==> flow/design.v <==
`timescale 1ns/10ps
module  CONV(
  input                      clk,
  input                      reset,
  output logic               busy,	
  input                      ready,	
  output logic        [13:0] iaddr,
  input               [7:0]  idata,	
  output logic               ioe,
  output logic               wen_L0,
  output logic               oe_L0,
  output logic        [13:0] addr_L0,
  output logic        [11:0] w_data_L0,
  input               [11:0] r_data_L0,
  output logic               wen_L1,
  output logic               oe_L1,
  output logic        [11:0] addr_L1,
  output logic        [11:0] w_data_L1,
  input               [11:0] r_data_L1,
  output logic               oe_weight,
  output logic        [15:0] addr_weight,
  input  logic signed [7:0]  r_data_weight,
  output logic               wen_L2,
  output logic        [3:0]  addr_L2,
  output logic        [31:0] w_data_L2
  );
  assign oe_L0 = 1'b0;
  localparam INITIAL0 = 0;
  localparam READ0    = 1;
  localparam EXECUTE0 = 2;
  localparam WRITE0   = 3;
  localparam DONE0    = 4;
  localparam EXECUTE1 = 0;
  localparam IDLE10   = 1;
  localparam WRITE1   = 2;
  localparam IDLE11   = 3;
  localparam DONE1    = 4;
  localparam INITIAL2 = 0;
  localparam IDLE20   = 1;
  localparam IDLE21   = 2;
  localparam READ2    = 3;
  localparam IDLE22   = 4;
  localparam IDLE23   = 5;
  localparam IDLE24   = 6;
  localparam IDLE25   = 7;
  localparam WRITE2   = 8;
  reg  [2:0]  layer0_cs;
  reg  [2:0]  layer0_ns;
  reg  [2:0]  layer1_cs;
  reg  [2:0]  layer1_ns;
  reg  [3:0]  layer2_cs;
  reg  [3:0]  layer2_ns;
  reg  [7:0]  column0_cnt;
  reg  [7:0]  column1_cnt;
  reg  [7:0]  row0_cnt;
  reg  [12:0] AfterFilter [0:8];
  reg  [7:0]  weight; 
  reg  [11:0] flatten;
  wire read0_done;
  wire read2_done;
  wire execute0_done;
  wire execute1_done;
  wire write0_done;
  wire write1_done;
  wire sr1_en;
  wire sr2_en;
  wire idle;
  assign read0_done = (iaddr==14'd130);
  assign read2_done = (addr_L1==4095);
  assign execute0_done = (iaddr==14'd133);
  assign execute1_done = (addr_L0==14'd129);
  assign write0_done = (addr_L0==16383);
  assign write1_done = (addr_L1==4095);
  assign sr1_en = (layer0_cs>=READ0);
  assign sr2_en = (layer1_cs>=EXECUTE1);
  assign idle = (column1_cnt>=126 && column1_cnt<255);
  always @(posedge clk, posedge reset) begin
    if (reset) layer0_cs <= INITIAL0;
    else       layer0_cs <= layer0_ns;
  end
  always @(*) begin
    layer0_ns=3'bx;
    case (layer0_cs)
      INITIAL0:
        begin
          if (ready)          layer0_ns=READ0;
          else                layer0_ns=INITIAL0;   
        end 
      READ0: 
        begin 
          if (read0_done)     layer0_ns=EXECUTE0;
          else                layer0_ns=READ0;     
        end 
      EXECUTE0: 
        begin 
          if (execute0_done)  layer0_ns=WRITE0;
          else                layer0_ns=EXECUTE0;  
        end  
      WRITE0: 
        begin 
          if (write0_done)    layer0_ns=DONE0;
          else                layer0_ns=WRITE0;    
        end
      DONE0:
        begin
                              layer0_ns=DONE0;     
        end
    endcase
  end
  always @(*) begin
    ioe=1;
    case (layer0_cs)
      INITIAL0:
        begin
        end
      READ0:
        begin
        end
      EXECUTE0:
        begin
        end
      WRITE0:
        begin
        end
      DONE0:
        begin
        end
    endcase
  end
  always @(posedge clk, posedge reset) begin
    if (reset) begin
      wen_L0<=0;
    end else begin
      if (layer0_ns==WRITE0) begin
        wen_L0<=1;
      end else begin
        wen_L0<=0;
      end
    end
  end
  always @(posedge clk, posedge reset) begin
    if (reset) layer1_cs <= EXECUTE1;
    else       layer1_cs <= layer1_ns;
  end
  always @(*) begin
    layer1_ns=2'bx;
    case (layer1_cs)
      EXECUTE1:
        begin
          if (execute1_done)  layer1_ns=IDLE10;
          else                layer1_ns=EXECUTE1;  
        end
      IDLE10:
        begin
                              layer1_ns=WRITE1;
        end
      WRITE1:
        begin
          if (write1_done)    layer1_ns=DONE1;
          else                layer1_ns=IDLE11;
        end
      IDLE11:
        begin
          if (idle)           layer1_ns=IDLE11;    
          else                layer1_ns=WRITE1;
        end
      DONE1:
        begin
                              layer1_ns=DONE1;     
        end
    endcase
  end
  always @(posedge clk, posedge reset) begin
    if (reset) begin
      wen_L1<=0;
    end else begin
      if (layer1_ns==WRITE1) begin
        wen_L1<=1;
      end else begin
        wen_L1<=0;
      end
    end
  end
  always @(posedge clk, posedge reset) begin
    if (reset) layer2_cs <= INITIAL2;
    else       layer2_cs <= layer2_ns;
  end
  always @(*) begin
    layer2_ns=4'bx;
    case (layer2_cs)
      INITIAL2:
        begin
          if (layer1_cs==DONE1) layer2_ns=IDLE20;
          else                  layer2_ns=INITIAL2;  
        end
      IDLE20:
        begin
                                layer2_ns=IDLE21; 
        end      
      IDLE21:      
        begin      
                                layer2_ns=READ2;   
        end
      READ2:
        begin
          if (read2_done)       layer2_ns=IDLE22;
          else                  layer2_ns=READ2;     
        end
      IDLE22:
        begin
                                layer2_ns=IDLE23;
        end
      IDLE23:
        begin
                                layer2_ns=IDLE24;   
        end
      IDLE24:
        begin
                                layer2_ns=IDLE25;   
        end
      IDLE25:  
        begin
                                layer2_ns=WRITE2;   
        end
      WRITE2:     
        begin      
                                layer2_ns=READ2;   
        end
    endcase
  end
  always @(*) begin
    wen_L2=0;
    oe_weight=1;
    oe_L1=0;
    case (layer2_cs)
      INITIAL2:
        begin
        end
      IDLE20:
        begin
          oe_L1=1;
        end
      IDLE21:
        begin
          oe_L1=1;
        end
      READ2:
        begin
          oe_L1=1;
        end
      IDLE22:
        begin
          oe_L1=1;
        end
      IDLE23:
        begin
          oe_L1=1;
        end
      IDLE24:
        begin
          oe_L1=1;
        end
      IDLE25:  
        begin
          oe_L1=1;
        end
      WRITE2: 
        begin
          wen_L2=1;
          oe_L1=1;
        end
    endcase
  end
  always @(posedge clk, posedge reset) begin
    if (reset) begin
      iaddr <= 0;
    end else begin
      iaddr <= iaddr+1;
    end
  end
  always @(posedge clk, posedge reset) begin
    if (reset) begin
      column0_cnt <= 0;
    end else begin
      if (layer0_cs>=EXECUTE0) begin
        if (column0_cnt!=127 && ioe) begin
          column0_cnt <= column0_cnt+1;
        end else if (column0_cnt==127 && ioe) begin
          column0_cnt <= 0;
        end
      end
    end
  end
  always @(posedge clk, posedge reset) begin
    if (reset) begin
      row0_cnt <= 0;
    end else begin
      if (layer0_cs>=EXECUTE0) begin
        if (column0_cnt!=127 && ioe) begin
          row0_cnt <= row0_cnt;
        end else if (column0_cnt==127 && ioe) begin
          row0_cnt <= row0_cnt+1;
        end
      end
    end
  end
  always @(posedge clk, posedge reset) begin
    if (reset) begin
      column1_cnt <= 0;
    end else begin
      if (layer1_cs>=WRITE1) begin
        if (column1_cnt!=255) begin
          column1_cnt <= column1_cnt+1;
        end else if (column1_cnt==255) begin
          column1_cnt <= 0;
        end
      end
    end
  end
  wire [7:0] p0;
  wire [7:0] p1;
  wire [7:0] p2;
  wire [7:0] p3;
  wire [7:0] p4;
  wire [7:0] p5;
  wire [7:0] p6;
  wire [7:0] p7;
  wire [7:0] p8;
  wire [8:0] p0_shf;
  wire [8:0] p5_shf;
  wire [8:0] p7_shf;
  wire [8:0] p8_shf;
  assign p0_shf = p0<<1;
  assign p5_shf = p5<<1;
  assign p7_shf = p7<<1;
  assign p8_shf = p8<<1;
  sr_8x259 sr1 (
    .clk(clk),
    .en(sr1_en),
    .sr_in(idata),
    .sr_tap1(p0),
    .sr_tap2(p1),
    .sr_tap3(p2),
    .sr_tap4(p3),
    .sr_tap5(p4),
    .sr_tap6(p5),
    .sr_tap7(p6),
    .sr_tap8(p7),
    .sr_tap9(p8)
  );
  always @(*) begin
    AfterFilter[0] =  - (p0_shf)       ;
    AfterFilter[1] =     0             ;
    AfterFilter[2] =     p2            ;
    AfterFilter[3] =     0             ;
    AfterFilter[4] =     p4            ;
    AfterFilter[5] =     p5_shf        ;
    AfterFilter[6] =     p6            ;
    AfterFilter[7] =     p7_shf        ;
    AfterFilter[8] =  -((p8_shf)+p8)   ;
    if (row0_cnt==0) begin
      AfterFilter[0] = 0;
      AfterFilter[1] = 0;
      AfterFilter[2] = 0;
    end
    if (column0_cnt==0) begin
      AfterFilter[0] = 0;
      AfterFilter[3] = 0;
      AfterFilter[6] = 0;
    end 
    if (column0_cnt==127) begin
      AfterFilter[2] = 0;
      AfterFilter[5] = 0;
      AfterFilter[8] = 0;
    end 
    if (row0_cnt==127) begin
      AfterFilter[6] = 0;
      AfterFilter[7] = 0;
      AfterFilter[8] = 0;
    end 
  end
  wire [12:0] add0_0;
  wire [12:0] add1_0;
  wire [12:0] add2_0;
  wire [12:0] add3_0;
  reg  [12:0] add0;
  reg  [12:0] add1;
  reg  [12:0] add2;
  reg  [12:0] add3;
  assign add0_0 = AfterFilter[0]+AfterFilter[2];
  assign add1_0 = AfterFilter[4]+AfterFilter[5];
  assign add2_0 = AfterFilter[6]+AfterFilter[7];
  assign add3_0 = AfterFilter[8];
  always @(posedge clk, posedge reset) begin
    if (reset) begin
      add0 <= 0; 
      add1 <= 0;
      add2 <= 0;
      add3 <= 0;
    end else begin
      add0 <= add0_0; 
      add1 <= add1_0;
      add2 <= add2_0;
      add3 <= add3_0;
    end
  end
  wire [12:0] add4_1;
  wire [12:0] add5_1;
  reg  [12:0] add4;
  reg  [12:0] add5;
  assign add4_1 = add0+add1;
  assign add5_1 = add2+add3;
  always @(posedge clk, posedge reset) begin
    if (reset) begin
      add4 <= 0;
      add5 <= 0;
    end else begin
      add4 <= add4_1;
      add5 <= add5_1;
    end
  end
  wire [12:0] add6_2;
  assign add6_2 = add4+add5;
  always @(posedge clk, posedge reset) begin
    if (reset) begin
      w_data_L0 <= 0;
    end else begin
      if (add6_2[12]) begin
        w_data_L0 <= 0;
      end else begin
        w_data_L0 <= add6_2;
      end
    end
  end
  always @(posedge clk, posedge reset) begin
    if (reset) begin
      addr_L0 <= 0;
    end else begin
      if (wen_L0) begin
        addr_L0 <= addr_L0+1;
      end
    end
  end
  wire [11:0] reg0;
  wire [11:0] reg1;
  sr_12x130 sr2 (
    .clk(clk),
    .en(sr2_en),
    .sr_in(w_data_L0),
    .sr_tap1(reg0),
    .sr_tap2(reg1)
  );
  reg [11:0] max_temp;
  always @(posedge clk, posedge reset) begin
    if (reset) begin
      max_temp <= 0;
    end else begin
      if (reg0>=reg1) begin
        max_temp <= reg0;
      end else begin
        max_temp <= reg1;
      end
    end
  end
  always @(posedge clk, posedge reset) begin
    if (reset) begin
      w_data_L1 <= 0;
    end else begin
      if (max_temp>= reg0 && max_temp>= reg1) begin
        w_data_L1 <= max_temp;
      end else if (reg0>= max_temp && reg0>= reg1) begin
        w_data_L1 <= reg0;
      end else begin
        w_data_L1 <= reg1;
      end
    end
  end
  always @(posedge clk, posedge reset) begin
    if (reset) begin
      addr_L1 <= 0;
    end else begin
      if (wen_L1||layer1_cs==DONE1) begin
        addr_L1 <= addr_L1+1;
      end
    end
  end
  always @(posedge clk, posedge reset) begin
    if (reset) begin
      addr_weight <= 0;
    end else begin
      if (layer1_cs==DONE1) begin
        addr_weight <= addr_weight+1;
      end
    end
  end
  always @(posedge clk, posedge reset) begin
    if (reset) begin
      weight <= 0;
      flatten <= 0;
    end else begin
      weight <= r_data_weight;
      flatten <= r_data_L1;
    end
  end
  wire [20:0] fc0;
  reg [20:0] fc;
  mul FC (
    .in1(weight),
    .in2({1'b0,flatten}),
    .out(fc0)
  );
  always @(posedge clk, posedge reset) begin
    if (reset) begin
      fc <= 0;
    end else begin
      fc <= fc0;
    end
  end
  reg  [31:0] fc_acc;
  wire [31:0] fc_sum0;
  wire [31:0] signed_fc;
  wire [31:0] signed_fc_acc;
  assign signed_fc = $signed(fc);
  assign signed_fc_acc = $signed(fc_acc);
  CLA32 cla (
    .a(signed_fc),
    .b(signed_fc_acc),
    .cin(1'b0),
    .out(fc_sum0)
  );
  always @(posedge clk, posedge reset) begin
    if (reset) begin
      fc_acc <= 0;
    end else begin 
      if (layer2_cs==IDLE24) begin
        fc_acc <= 0;
      end else begin
        if ((layer2_cs==READ2||layer2_cs==IDLE21||layer2_cs==IDLE22||layer2_cs==IDLE23||layer2_cs==IDLE25||layer2_cs==WRITE2) && addr_L1!=2) begin
          fc_acc <= fc_sum0;
        end
      end
    end
  end
  reg [31:0] fc_sum;
  always @(posedge clk, posedge reset) begin
    if (reset) begin
      fc_sum <= 0;
    end else begin
      fc_sum <= fc_sum0;
    end
  end
  reg [31:0] w_data_L2_reg;
  wire [15:0] fc_sum_shf;
  assign fc_sum_shf = fc_sum>>16;
  always @(*) begin
    if (fc_sum[31]==1) begin
      w_data_L2_reg = $signed(fc_sum_shf);
    end else begin
      w_data_L2_reg = fc_sum;
    end
  end
  always @(posedge clk, posedge reset) begin
    if (reset) begin
      w_data_L2 <= 0;
    end else begin
      if (layer2_cs==INITIAL2) begin
        w_data_L2 <= 0;
      end else begin
        w_data_L2 <= w_data_L2_reg;
      end
    end       
  end
  always @(posedge clk, posedge reset) begin
    if (reset) begin
      addr_L2 <= 0;
    end else begin
      if (wen_L2) begin
        addr_L2 <= addr_L2+1;
      end
    end
  end
  always @(posedge clk, posedge reset) begin
    if (reset) begin
      busy <= 0;
    end else begin
      case (addr_weight)
        40963: busy <= 1;
        40964: busy <= 0;
      endcase
    end
  end
endmodule
module CLA32 (
  input [31:0] a,
  input [31:0] b,
  input        cin,
  output [32:0] out
);
  wire cout0;
  wire cout1;
  wire cout2;
  CLA8 cla0 (.a(a[7:0]),   .b(b[7:0]),   .cin(cin),   .sum(out[7:0]),   .cout(cout0)   );
  CLA8 cla1 (.a(a[15:8]),  .b(b[15:8]),  .cin(cout0), .sum(out[15:8]),  .cout(cout1)   );
  CLA8 cla2 (.a(a[23:16]), .b(b[23:16]), .cin(cout1), .sum(out[23:16]), .cout(cout2)   );
  CLA8 cla3 (.a(a[31:24]), .b(b[31:24]), .cin(cout2), .sum(out[31:24]), .cout(out[32]) );
endmodule
module CLA8 (
  input [7:0] a,
  input [7:0] b,
  input       cin,
  output [7:0] sum,
  output       cout
);
  wire [7:0] p;
  wire [7:0] g;
  wire [6:0] c;  
  CLG clg8 (
    .cin(cin),
    .p(p),
    .g(g),
    .cout({cout, c[6:0]})
  );
  CLA_FA cla_fa0 (.a(a[0]), .b(b[0]), .cin(cin), .sum(sum[0]), .g(g[0]), .p(p[0]));
  genvar i;
  generate
  for (i=1;i<8;i=i+1) begin:cla_fa
    CLA_FA cla_fa (.a(a[i]), .b(b[i]), .cin(c[i-1]), .sum(sum[i]), .g(g[i]), .p(p[i]));
  end
  endgenerate
endmodule
module CLG (
  input cin,
  input [7:0] p,
  input [7:0] g,
  output [7:0] cout
);
  assign cout[0] = (cin & p[0])                                                  | (g[0])                                                                                                                                                                                                                                                                     ;
  assign cout[1] = (cin & p[0] & p[1])                                           | (g[0] & p[1])                                           | (g[1])                                                                                                                                                                                                           ;
  assign cout[2] = (cin & p[0] & p[1] & p[2])                                    | (g[0] & p[1] & p[2])                                    | (g[1] & p[2])                                    | (g[2])                                                                                                                                                        ;
  assign cout[3] = (cin & p[0] & p[1] & p[2] & p[3])                             | (g[0] & p[1] & p[2] & p[3])                             | (g[1] & p[2] & p[3])                             | (g[2] & p[3])                             | (g[3] )                                                                                                           ;
  assign cout[4] = (cin & p[0] & p[1] & p[2] & p[3] & p[4])                      | (g[0] & p[1] & p[2] & p[3] & p[4])                      | (g[1] & p[2] & p[3] & p[4])                      | (g[2] & p[3] & p[4])                      | (g[3] & p[4])                      | (g[4])                                                                       ;
  assign cout[5] = (cin & p[0] & p[1] & p[2] & p[3] & p[4] & p[5])               | (g[0] & p[1] & p[2] & p[3] & p[4] & p[5])               | (g[1] & p[2] & p[3] & p[4] & p[5])               | (g[2] & p[3] & p[4] & p[5])               | (g[3] & p[4] & p[5])               | (g[4] & p[5])               | (g[5])                                         ;
  assign cout[6] = (cin & p[0] & p[1] & p[2] & p[3] & p[4] & p[5] & p[6])        | (g[0] & p[1] & p[2] & p[3] & p[4] & p[5] & p[6])        | (g[1] & p[2] & p[3] & p[4] & p[5] & p[6])        | (g[2] & p[3] & p[4] & p[5] & p[6])        | (g[3] & p[4] & p[5] & p[6])        | (g[4] & p[5] & p[6])        | (g[5] & p[6])         | (g[6])                 ;
  assign cout[7] = (cin & p[0] & p[1] & p[2] & p[3] & p[4] & p[5] & p[6] & p[7]) | (g[0] & p[1] & p[2] & p[3] & p[4] & p[5] & p[6] & p[7]) | (g[1] & p[2] & p[3] & p[4] & p[5] & p[6] & p[7]) | (g[2] & p[3] & p[4] & p[5] & p[6] & p[7]) | (g[3] & p[4] & p[5] & p[6] & p[7]) | (g[4] & p[5] & p[6] & p[7]) | (g[5] & p[6] & p[7])  | (g[6] & p[7]) | (g[7]) ;
endmodule
module CLA_FA (  
  input a,
  input b,
  input cin,
  output sum,
  output p,
  output g
);
  assign sum = a^b^cin;
  assign p   = a|b;
  assign g   = a&b;
endmodule
module mul (
  input  [7:0]  in1,  
  input  [12:0] in2,  
  output reg [20:0] out  
);
  reg  [20:0] add0;
  reg  [18:0] add1;
  reg  [16:0] add2;
  reg  [14:0] add3;
  reg  [12:0] add4;
  reg  [10:0] add5;
  reg  [8:0]  add6;
  wire [8:0]  in1_shf;
  wire [9:0]  in1_x;   
  wire [9:0]  in1_x2;
  assign in1_shf = in1<<1;
  assign in1_x   = {{2{in1[7]}}, in1};
  assign in1_x2  = in1_x<<1;
  always @(*) begin
    add0=0;
    case ({in2[1:0],1'b0})
      3'b000, 3'b111 : add0 =  0; 
      3'b001, 3'b010 : add0 = $signed( in1     ); 
      3'b101, 3'b110 : add0 = $signed(-in1_x   ); 
      3'b011         : add0 = $signed( in1_shf ); 
      3'b100         : add0 = $signed(-in1_x2  ); 
    endcase
  end
  always @(*) begin
    add1=0;
    case (in2[3:1])
      3'b000, 3'b111 : add1 =  0; 
      3'b001, 3'b010 : add1 = $signed( in1     ); 
      3'b101, 3'b110 : add1 = $signed(-in1_x   ); 
      3'b011         : add1 = $signed( in1_shf ); 
      3'b100         : add1 = $signed(-in1_x2  ); 
    endcase
  end
  always @(*) begin
    add2=0;
    case (in2[5:3])
      3'b000, 3'b111 : add2 =  0; 
      3'b001, 3'b010 : add2 = $signed( in1     ); 
      3'b101, 3'b110 : add2 = $signed(-in1_x   ); 
      3'b011         : add2 = $signed( in1_shf ); 
      3'b100         : add2 = $signed(-in1_x2  ); 
    endcase
  end
  always @(*) begin
    add3=0;
    case (in2[7:5])
      3'b000, 3'b111 : add3 =  0; 
      3'b001, 3'b010 : add3 = $signed( in1     ); 
      3'b101, 3'b110 : add3 = $signed(-in1_x   ); 
      3'b011         : add3 = $signed( in1_shf ); 
      3'b100         : add3 = $signed(-in1_x2  ); 
    endcase
  end
  always @(*) begin
    add4=0;
    case (in2[9:7])
      3'b000, 3'b111 : add4 =  0; 
      3'b001, 3'b010 : add4 = $signed( in1     ); 
      3'b101, 3'b110 : add4 = $signed(-in1_x   ); 
      3'b011         : add4 = $signed( in1_shf ); 
      3'b100         : add4 = $signed(-in1_x2  ); 
    endcase
  end
  always @(*) begin
    add5=0;
    case (in2[11:9])
      3'b000, 3'b111 : add5 =  0; 
      3'b001, 3'b010 : add5 = $signed( in1     ); 
      3'b101, 3'b110 : add5 = $signed(-in1_x   ); 
      3'b011         : add5 = $signed( in1_shf ); 
      3'b100         : add5 = $signed(-in1_x2  ); 
    endcase
  end
  always @(*) begin
    add6=0;
    case ({in2[12],in2[12:11]})
      3'b000, 3'b111 : add6 =  0; 
      3'b001, 3'b010 : add6 = $signed( in1     ); 
      3'b101, 3'b110 : add6 = $signed(-in1_x   ); 
      3'b011         : add6 = $signed( in1_shf ); 
      3'b100         : add6 = $signed(-in1_x2  ); 
    endcase
  end
  wire [20:0] sum0;
  wire [20:0] carry0;
  wire [20:0] carry0_shf;
  assign carry0_shf = carry0<<1;
  adder21 adder21_0 (
    .a(add0),
    .b({add1,2'b0}),
    .cin({add2,4'b0}),
    .sum(sum0),
    .cout(carry0)
  );
  wire [20:0] sum1;
  wire [20:0] carry1;
  wire [20:0] carry1_shf;
  assign carry1_shf = carry1<<1;
  adder21 adder21_1 (
    .a({add3,6'b0}),
    .b({add4,8'b0}),
    .cin({add5,10'b0}),
    .sum(sum1),
    .cout(carry1)
  );
  wire [20:0] sum2;
  wire [20:0] carry2;
  wire [20:0] carry2_shf;
  assign carry2_shf = carry2<<1;
  adder21 adder21_2 (
    .a(sum0),
    .b(carry0_shf),
    .cin(sum1),
    .sum(sum2),
    .cout(carry2)
  );
  wire [20:0] sum3;
  wire [20:0] carry3;
  wire [20:0] carry3_shf;
  assign carry3_shf = carry3<<1;
  adder21 adder21_3 (
    .a(carry1_shf),
    .b(carry2_shf),
    .cin(sum2),
    .sum(sum3),
    .cout(carry3)
  );
  wire [20:0] sum4;
  wire [20:0] carry4;
  wire [20:0] carry4_shf;
  assign carry4_shf = carry4<<1;
  adder21 adder21_4 (
    .a(carry3_shf),
    .b(sum3),
    .cin({add6,12'b0}),
    .sum(sum4),
    .cout(carry4)
  );
  reg [11:0] out_temp0;  
  reg [10:0] out_temp1;
  reg [10:0] out_temp2;
  always @(*) begin
    out_temp0 = sum4[10:0]+carry4_shf[10:0]; 
  end
  always @(*) begin
    out_temp1 = sum4[20:11]+carry4_shf[20:11]+1;  
    out_temp2 = sum4[20:11]+carry4_shf[20:11];    
  end
  always @(*) begin
    if (out_temp0[11]) begin  
      out = {out_temp1, out_temp0[10:0]};
    end else begin            
      out = {out_temp2, out_temp0[10:0]};
    end
  end
endmodule
module adder21 (
  input [20:0] a,
  input [20:0] b,
  input [20:0] cin,
  output [20:0] sum,
  output [20:0] cout
);
  genvar i;
  generate
    for (i=0;i<21;i=i+1) begin:FA
      FA fa (.a(a[i]), .b(b[i]), .cin(cin[i]), .sum(sum[i]), .cout(cout[i]));
    end
  endgenerate
endmodule
module FA (
  input a, 
  input b,
  input cin,
  output sum, 
  output cout 
);
  wire c1, c2, s1;
  HA ha1(.a(a), .b(b), .cout(c1), .sum(s1));
  HA ha2(.a(s1), .b(cin), .cout(c2), .sum(sum));
  or (cout, c1, c2);
endmodule
module HA (
  input a, 
  input b,
  output sum, 
  output cout 
);
  xor (sum, a, b);
  and (cout, a, b);
endmodule
module sr_8x259 (
  input clk,
  input en,
  input  [7:0] sr_in,
  output [7:0] sr_tap1,
  output [7:0] sr_tap2,
  output [7:0] sr_tap3,
  output [7:0] sr_tap4,
  output [7:0] sr_tap5,
  output [7:0] sr_tap6,
  output [7:0] sr_tap7, 
  output [7:0] sr_tap8, 
  output [7:0] sr_tap9 
);
  reg [7:0] sr [0:258];
  integer i;
  always @(posedge clk) begin
    if (en) begin
      sr[258] <= sr_in;
      for (i=0;i<258;i=i+1) begin
        sr[i] <= sr[i+1];
      end
    end
  end
  assign sr_tap1 = sr[0];
  assign sr_tap2 = sr[1];
  assign sr_tap3 = sr[2];
  assign sr_tap4 = sr[128];
  assign sr_tap5 = sr[129];
  assign sr_tap6 = sr[130];
  assign sr_tap7 = sr[256];
  assign sr_tap8 = sr[257];
  assign sr_tap9 = sr[258];
endmodule
module sr_12x130 (
  input clk,
  input en,
  input  [11:0] sr_in,
  output [11:0] sr_tap1,
  output [11:0] sr_tap2
);
  reg [11:0] sr [0:129];
  integer i;
  always @(posedge clk) begin
    if (en) begin
      sr[129] <= sr_in;
      for (i=0;i<129;i=i+1) begin
        sr[i] <= sr[i+1];
      end
    end
  end
  assign sr_tap1 = sr[1];
  assign sr_tap2 = sr[129];
endmodule
Tool chain data of CONV
What the tools print for CONV, step after step.
Line numbers count from 1 in the design file above.
Cell names lack the library's common part.
The mark - stands for no value.
Set-up
  top module: CONV
  clock: clk
  library: sky130hd
  corner: tt_025C_1v80

Word level
Counts by Yosys on the flattened word-level netlist (proc, flatten, opt, wreduce). Print and check cells are left out.
Yosys's memory passes give these memory sizes; they may raise the number of words (mostly to a power of two), join words into wider ones and drop unused or constant bits.
Word-level totals
  register bits after elaboration: 3968
  memory bits (read-only): 32
  memories: 1
  input bits: 43
  cells after elaboration: 1334
Memory list
  (name not given): words 16, width 2, read ports 1, write ports 0, line 235  | case (layer2_cs)
Operators by class
  add/sub/neg operators: 23
  $lt $le $gt $ge: 10
  eq/ne operators: 69
  mux-type cells: 45
  bitwise gates (word level): 724
  reduce/logical cells: 45
Operators with widths (count)
  bitwise AND 1 bit: 296
  bitwise OR 1 bit: 217
  bitwise XOR 1 bit: 210
  2-to-1 mux 32 bit: 4
  case mux 19 bit (select 5 bit): 1
  case mux 17 bit (select 5 bit): 1
  case mux 21 bit (select 4 bit): 1
  2-to-1 mux 13 bit: 6
  case mux 15 bit (select 5 bit): 1
  == test 3 bit with constant B: 22
  adder 13 bit: 5
  case mux 13 bit (select 5 bit): 1
  case mux 11 bit (select 5 bit): 1
  greater-or-equal comparator 12 bit: 4
  == test 3 x 2 -> 1 bit with constant B: 16
  2-to-1 mux 12 bit: 4
  2-to-1 mux 8 bit: 6
  == test 14 x 8 -> 1 bit with constant B: 3
  == test 16 bit with constant B: 2
  OR reduction 2 bit: 16
  case mux 4 bit (select 8 bit): 1
  case mux 3 bit (select 5 bit): 2
  adder 14 x 1 -> 14 bit with constant B: 2
  logical NOT 3 bit: 8
  adder 8 x 1 -> 8 bit with constant B: 3
  == test 3 x 1 -> 1 bit with constant B: 7
  2-to-1 mux 21 bit: 1
  adder 10 bit: 2
Other operator kinds: 42; their cells: 73.

Depth
Yosys ltp: most cells in a row. Word level: on the elaborated netlist, between registers, memories and ports. Mapped: between sequential cells and ports; inverters and the memories' decode and read muxes count.
Logic depth
  depth in word-level cells: 64
  ABC_AREA: 1
  mapped depth: 35

After synthesis
Source: synth_stat.txt of the flow (Yosys; design flattened, memories mapped). It holds for the ABC_AREA given above (unset counts as 0); a run with the other value may have another netlist.
Mapped netlist
  standard cells after synthesis: 6020
  mapped area: 130138.6 um^2
  area of sequential cells: 117365.1 um^2
  mapped flip-flops: 3966
Cells by type
  edfxtp_1: count 3620, total area 1.09E+05 um^2
  dfrtp_1: count 344, total area 8.61E+03 um^2
  ha_1: count 227, total area 2.84E+03 um^2
  inv_1: count 473, total area 1.78E+03 um^2
  fa_1: count 66, total area 1.32E+03 um^2
  nand2_1: count 337, total area 1.26E+03 um^2
  xor2_1: count 110, total area 963.424 um^2
  nor2_1: count 218, total area 818.285 um^2
  a21oi_1: count 105, total area 525.504 um^2
  o21ai_0: count 98, total area 490.47 um^2
  xnor2_1: count 45, total area 394.128 um^2
  nor3_1: count 59, total area 295.283 um^2
  nand3_1: count 57, total area 285.274 um^2
  o22ai_1: count 35, total area 218.96 um^2
  nand4_1: count 24, total area 150.144 um^2
  a221oi_1: count 15, total area 131.376 um^2
  clkbuf_1: count 30, total area 112.608 um^2
  o221ai_1: count 12, total area 105.101 um^2
Not listed: further types 40, cells in them 145.

Path before layout
OpenSTA on the mapped netlist: ideal clock, no wires. The path of least setup slack (recovery checks aside). Input and output delay are each 20% of the period. Register names are those of the netlist, which keeps one name where synthesis merged equal registers.
Path post-synthesis
  kind: flip-flop to flip-flop
  start point: register layer1_cs
  end point: register sr2.sr[100][0]
  clock period: 8000 ps
  time at the first pin: 0 ps
  arrival: 35024 ps
  data required time: -6330 ps
  slack: -41354 ps
  path delay: 49354 ps
  driving pins on the path: 4
  synthesis period reached: 49354 ps
"path delay" = arrival - input delay + setup time.
"driving pins on the path" counts driving pins, that of a launching flip-flop among them; a cell with two outputs on the path counts twice.
"synthesis period reached" is the clock period less the worst setup slack; recovery checks do not enter. This is arithmetic on one report: input and output delays are still those of the set period (20% each).
Where an end lacks its bit number, it is one bit of the signal, or one of the new flip-flops if synthesis recoded a state register.
On the way, post-synthesis
  cell sequence: dfrtp_1 > clkbuf_1 > nor2_1 > nand3_1
Ends and longest elaborated chain, post-synthesis
  from (decl): line 49  | reg  [2:0]  layer1_cs;
  from (assign): line 142  | if (reset) layer1_cs <= EXECUTE1;
  from (assign): line 143  | else       layer1_cs <= layer1_ns;
  to (assign): line 901  | sr[i] <= sr[i+1];
  to (decl): line 895  | reg [11:0] sr [0:129];
No chain of elaborated cells between the ends is given.

Timing after layout
From the final timing report of run A: the path of least setup slack in the routed layout; clock arrival at registers is part of the times.
The path's times are printed in steps of 10 ps; the period is the one set.
Path after layout
  kind: flip-flop to flip-flop
  start point: register weight[2]
  end point: register fc[19]
  clock period: 8000 ps
  time at the first pin: 850 ps
  arrival: 7480 ps
  data required time: 8730 ps
  slack: 1240 ps
  driving pins on the path: 32
The rows between start and end are the longest chain of elaborated cells between them; the timing report does not say that the signal goes this way. Where chains are equally long, one stands for them.
A line is the first line of the expression or statement that the cell stems from. Yosys adds cells for indexed reads and writes and turns some case tables into memories.
On the way, after layout
  cell sequence: dfrtp_1 > nor3_1 > nand2_1 > nor2_1 > inv_1 > nor2_1 > inv_1 > nor2_1 > nor2_1 > inv_1 > nand2_1 > a221oi_1 > fa_1 > fa_1 > inv_1 > ha_1 > ha_1 > ha_1 > a21oi_1 > nand2_1 > a21oi_1 > inv_1 > a21oi_1 > inv_1 > nand2_1 > nand2_1 > a21o_1 > a21oi_1 > o21ai_0 > a21oi_1 > o21ai_0 > xor2_1
  length of the longest elaborated chain: 17
  elaborated cells between the ends (all ways): 332
Ends and longest elaborated chain, after layout
  from (decl): line 57  | reg  [7:0]  weight;
  from (assign): line 498  | weight <= 0;
  from (assign): line 501  | weight <= r_data_weight;
  negation 10 bit: line 683  | 3'b100         : add0 = $signed(-in1_x2  );
  case mux 21 bit (select 4 bit): line 678  | case ({in2[1:0],1'b0})
  bitwise XOR 1 bit: line 851  | xor (sum, a, b);
  bitwise AND 1 bit: line 852  | and (cout, a, b);
  bitwise OR 1 bit: line 843  | or (cout, c1, c2);
  bitwise XOR 1 bit: line 851
  bitwise AND 1 bit: line 852
  [... 3 more ...]
  bitwise OR 1 bit: line 843
  bitwise XOR 1 bit: line 851
  bitwise AND 1 bit: line 852
  bitwise OR 1 bit: line 843
  adder 10 bit: line 808  | out_temp1 = sum4[20:11]+carry4_shf[20:11]+1;
  adder 10 x 1 -> 10 bit: line 808
  2-to-1 mux 21 bit: line 812  | if (out_temp0[11]) begin
  to (assign): line 514  | fc <= 0;
  to (assign): line 516  | fc <= fc0;
  to (decl): line 506  | reg [20:0] fc;

==> runs of CONV <==
Measured results for CONV: 2 stored runs of the Yosys and OpenROAD flow on sky130hd. The settings differ; the order carries no meaning. The constraints put input and output delay at 20% of the set period each and load the outputs with 0.01 pF.
"achieved clock period" = clock period - worst setup slack. The figure is calculated, with input and output delays left at 20% of the set period.
"worst setup path time" is the time allowed to the run's worst setup path (the clock period less input and output delay, where it has them) less its slack. Clock arrival times count: a late capture clock shortens it, a late launch clock lengthens it.
By "power" is meant OpenSTA's value without simulated activity: inputs other than the clock are taken to toggle once in ten clock periods, and the tool carries that through the logic.
"worst setup path time" is known to 10 ps.

Run A
==> flow/run.sh <==
#!/bin/bash
# the make line also repeats the synthesis and layout settings of config.mk as NAME=value (left out here)
make -C /OpenROAD-flow-scripts/flow DESIGN_CONFIG=/design/flow/config.mk WORK_HOME=/design/flow/orfs CLKGATE_MAP_FILE= finish
==> flow/config.mk <==
export PLATFORM = sky130hd
export DESIGN_NAME = CONV
export DESIGN_NICKNAME = CONV
export VERILOG_FILES = /design/flow/design.v
export SDC_FILE = /design/flow/constraint.sdc
export NUM_CORES = 4
export LEC_CHECK = 0
export ABC_AREA = 1
export CAP_MARGIN = 20
export CELL_PAD_IN_SITES_DETAIL_PLACEMENT = 1
export CORE_MARGIN = 2
export CORE_UTILIZATION = 44
export GPL_ROUTABILITY_DRIVEN = 0
export SLEW_MARGIN = 20
==> flow/constraint.sdc <==
create_clock -name core_clock -period 8.0 [get_ports {clk}]
set_input_delay 1.6000 -clock core_clock [delete_from_list [all_inputs] [get_ports {clk}]]
set_output_delay 1.6000 -clock core_clock [all_outputs]
set_load 0.01 [all_outputs]

==> results of run A <==
chip area after synthesis (Yosys): 130138.6 um^2
die area: 300134.0 um^2
standard-cell area of the final layout: 149181.0 um^2
utilization: 50.7 %
worst setup slack after layout: 1244 ps
total negative slack: 0 ps
worst hold slack: 382 ps
power: 42179 µW
achieved clock period: 6756 ps
worst setup path time: 6760 ps
worst setup path kind: flip-flop to flip-flop

Run B
==> flow/run.sh <==
#!/bin/bash
# the make line also repeats the synthesis and layout settings of config.mk as NAME=value (left out here)
make -C /OpenROAD-flow-scripts/flow DESIGN_CONFIG=/design/flow/config.mk WORK_HOME=/design/flow/orfs CLKGATE_MAP_FILE= finish
==> flow/config.mk <==
export PLATFORM = sky130hd
export DESIGN_NAME = CONV
export DESIGN_NICKNAME = CONV
export VERILOG_FILES = /design/flow/design.v
export SDC_FILE = /design/flow/constraint.sdc
export NUM_CORES = 4
export LEC_CHECK = 0
export CAP_MARGIN = 20
export CORE_MARGIN = 7
export CORE_UTILIZATION = 40
export PLACE_DENSITY = 0.87
export SLEW_MARGIN = 20
==> flow/constraint.sdc <==
create_clock -name core_clock -period 8.0 [get_ports {clk}]
set_input_delay 1.6000 -clock core_clock [delete_from_list [all_inputs] [get_ports {clk}]]
set_output_delay 1.6000 -clock core_clock [all_outputs]
set_load 0.01 [all_outputs]

==> results of run B <==
chip area after synthesis (Yosys): 130777.9 um^2
die area: 343150.0 um^2
standard-cell area of the final layout: 149291.0 um^2
utilization: 46.0 %
worst setup slack after layout: 756 ps
total negative slack: 0 ps
worst hold slack: 354 ps
power: 42081 µW
achieved clock period: 7244 ps
worst setup path time: 7240 ps
worst setup path kind: flip-flop to flip-flop
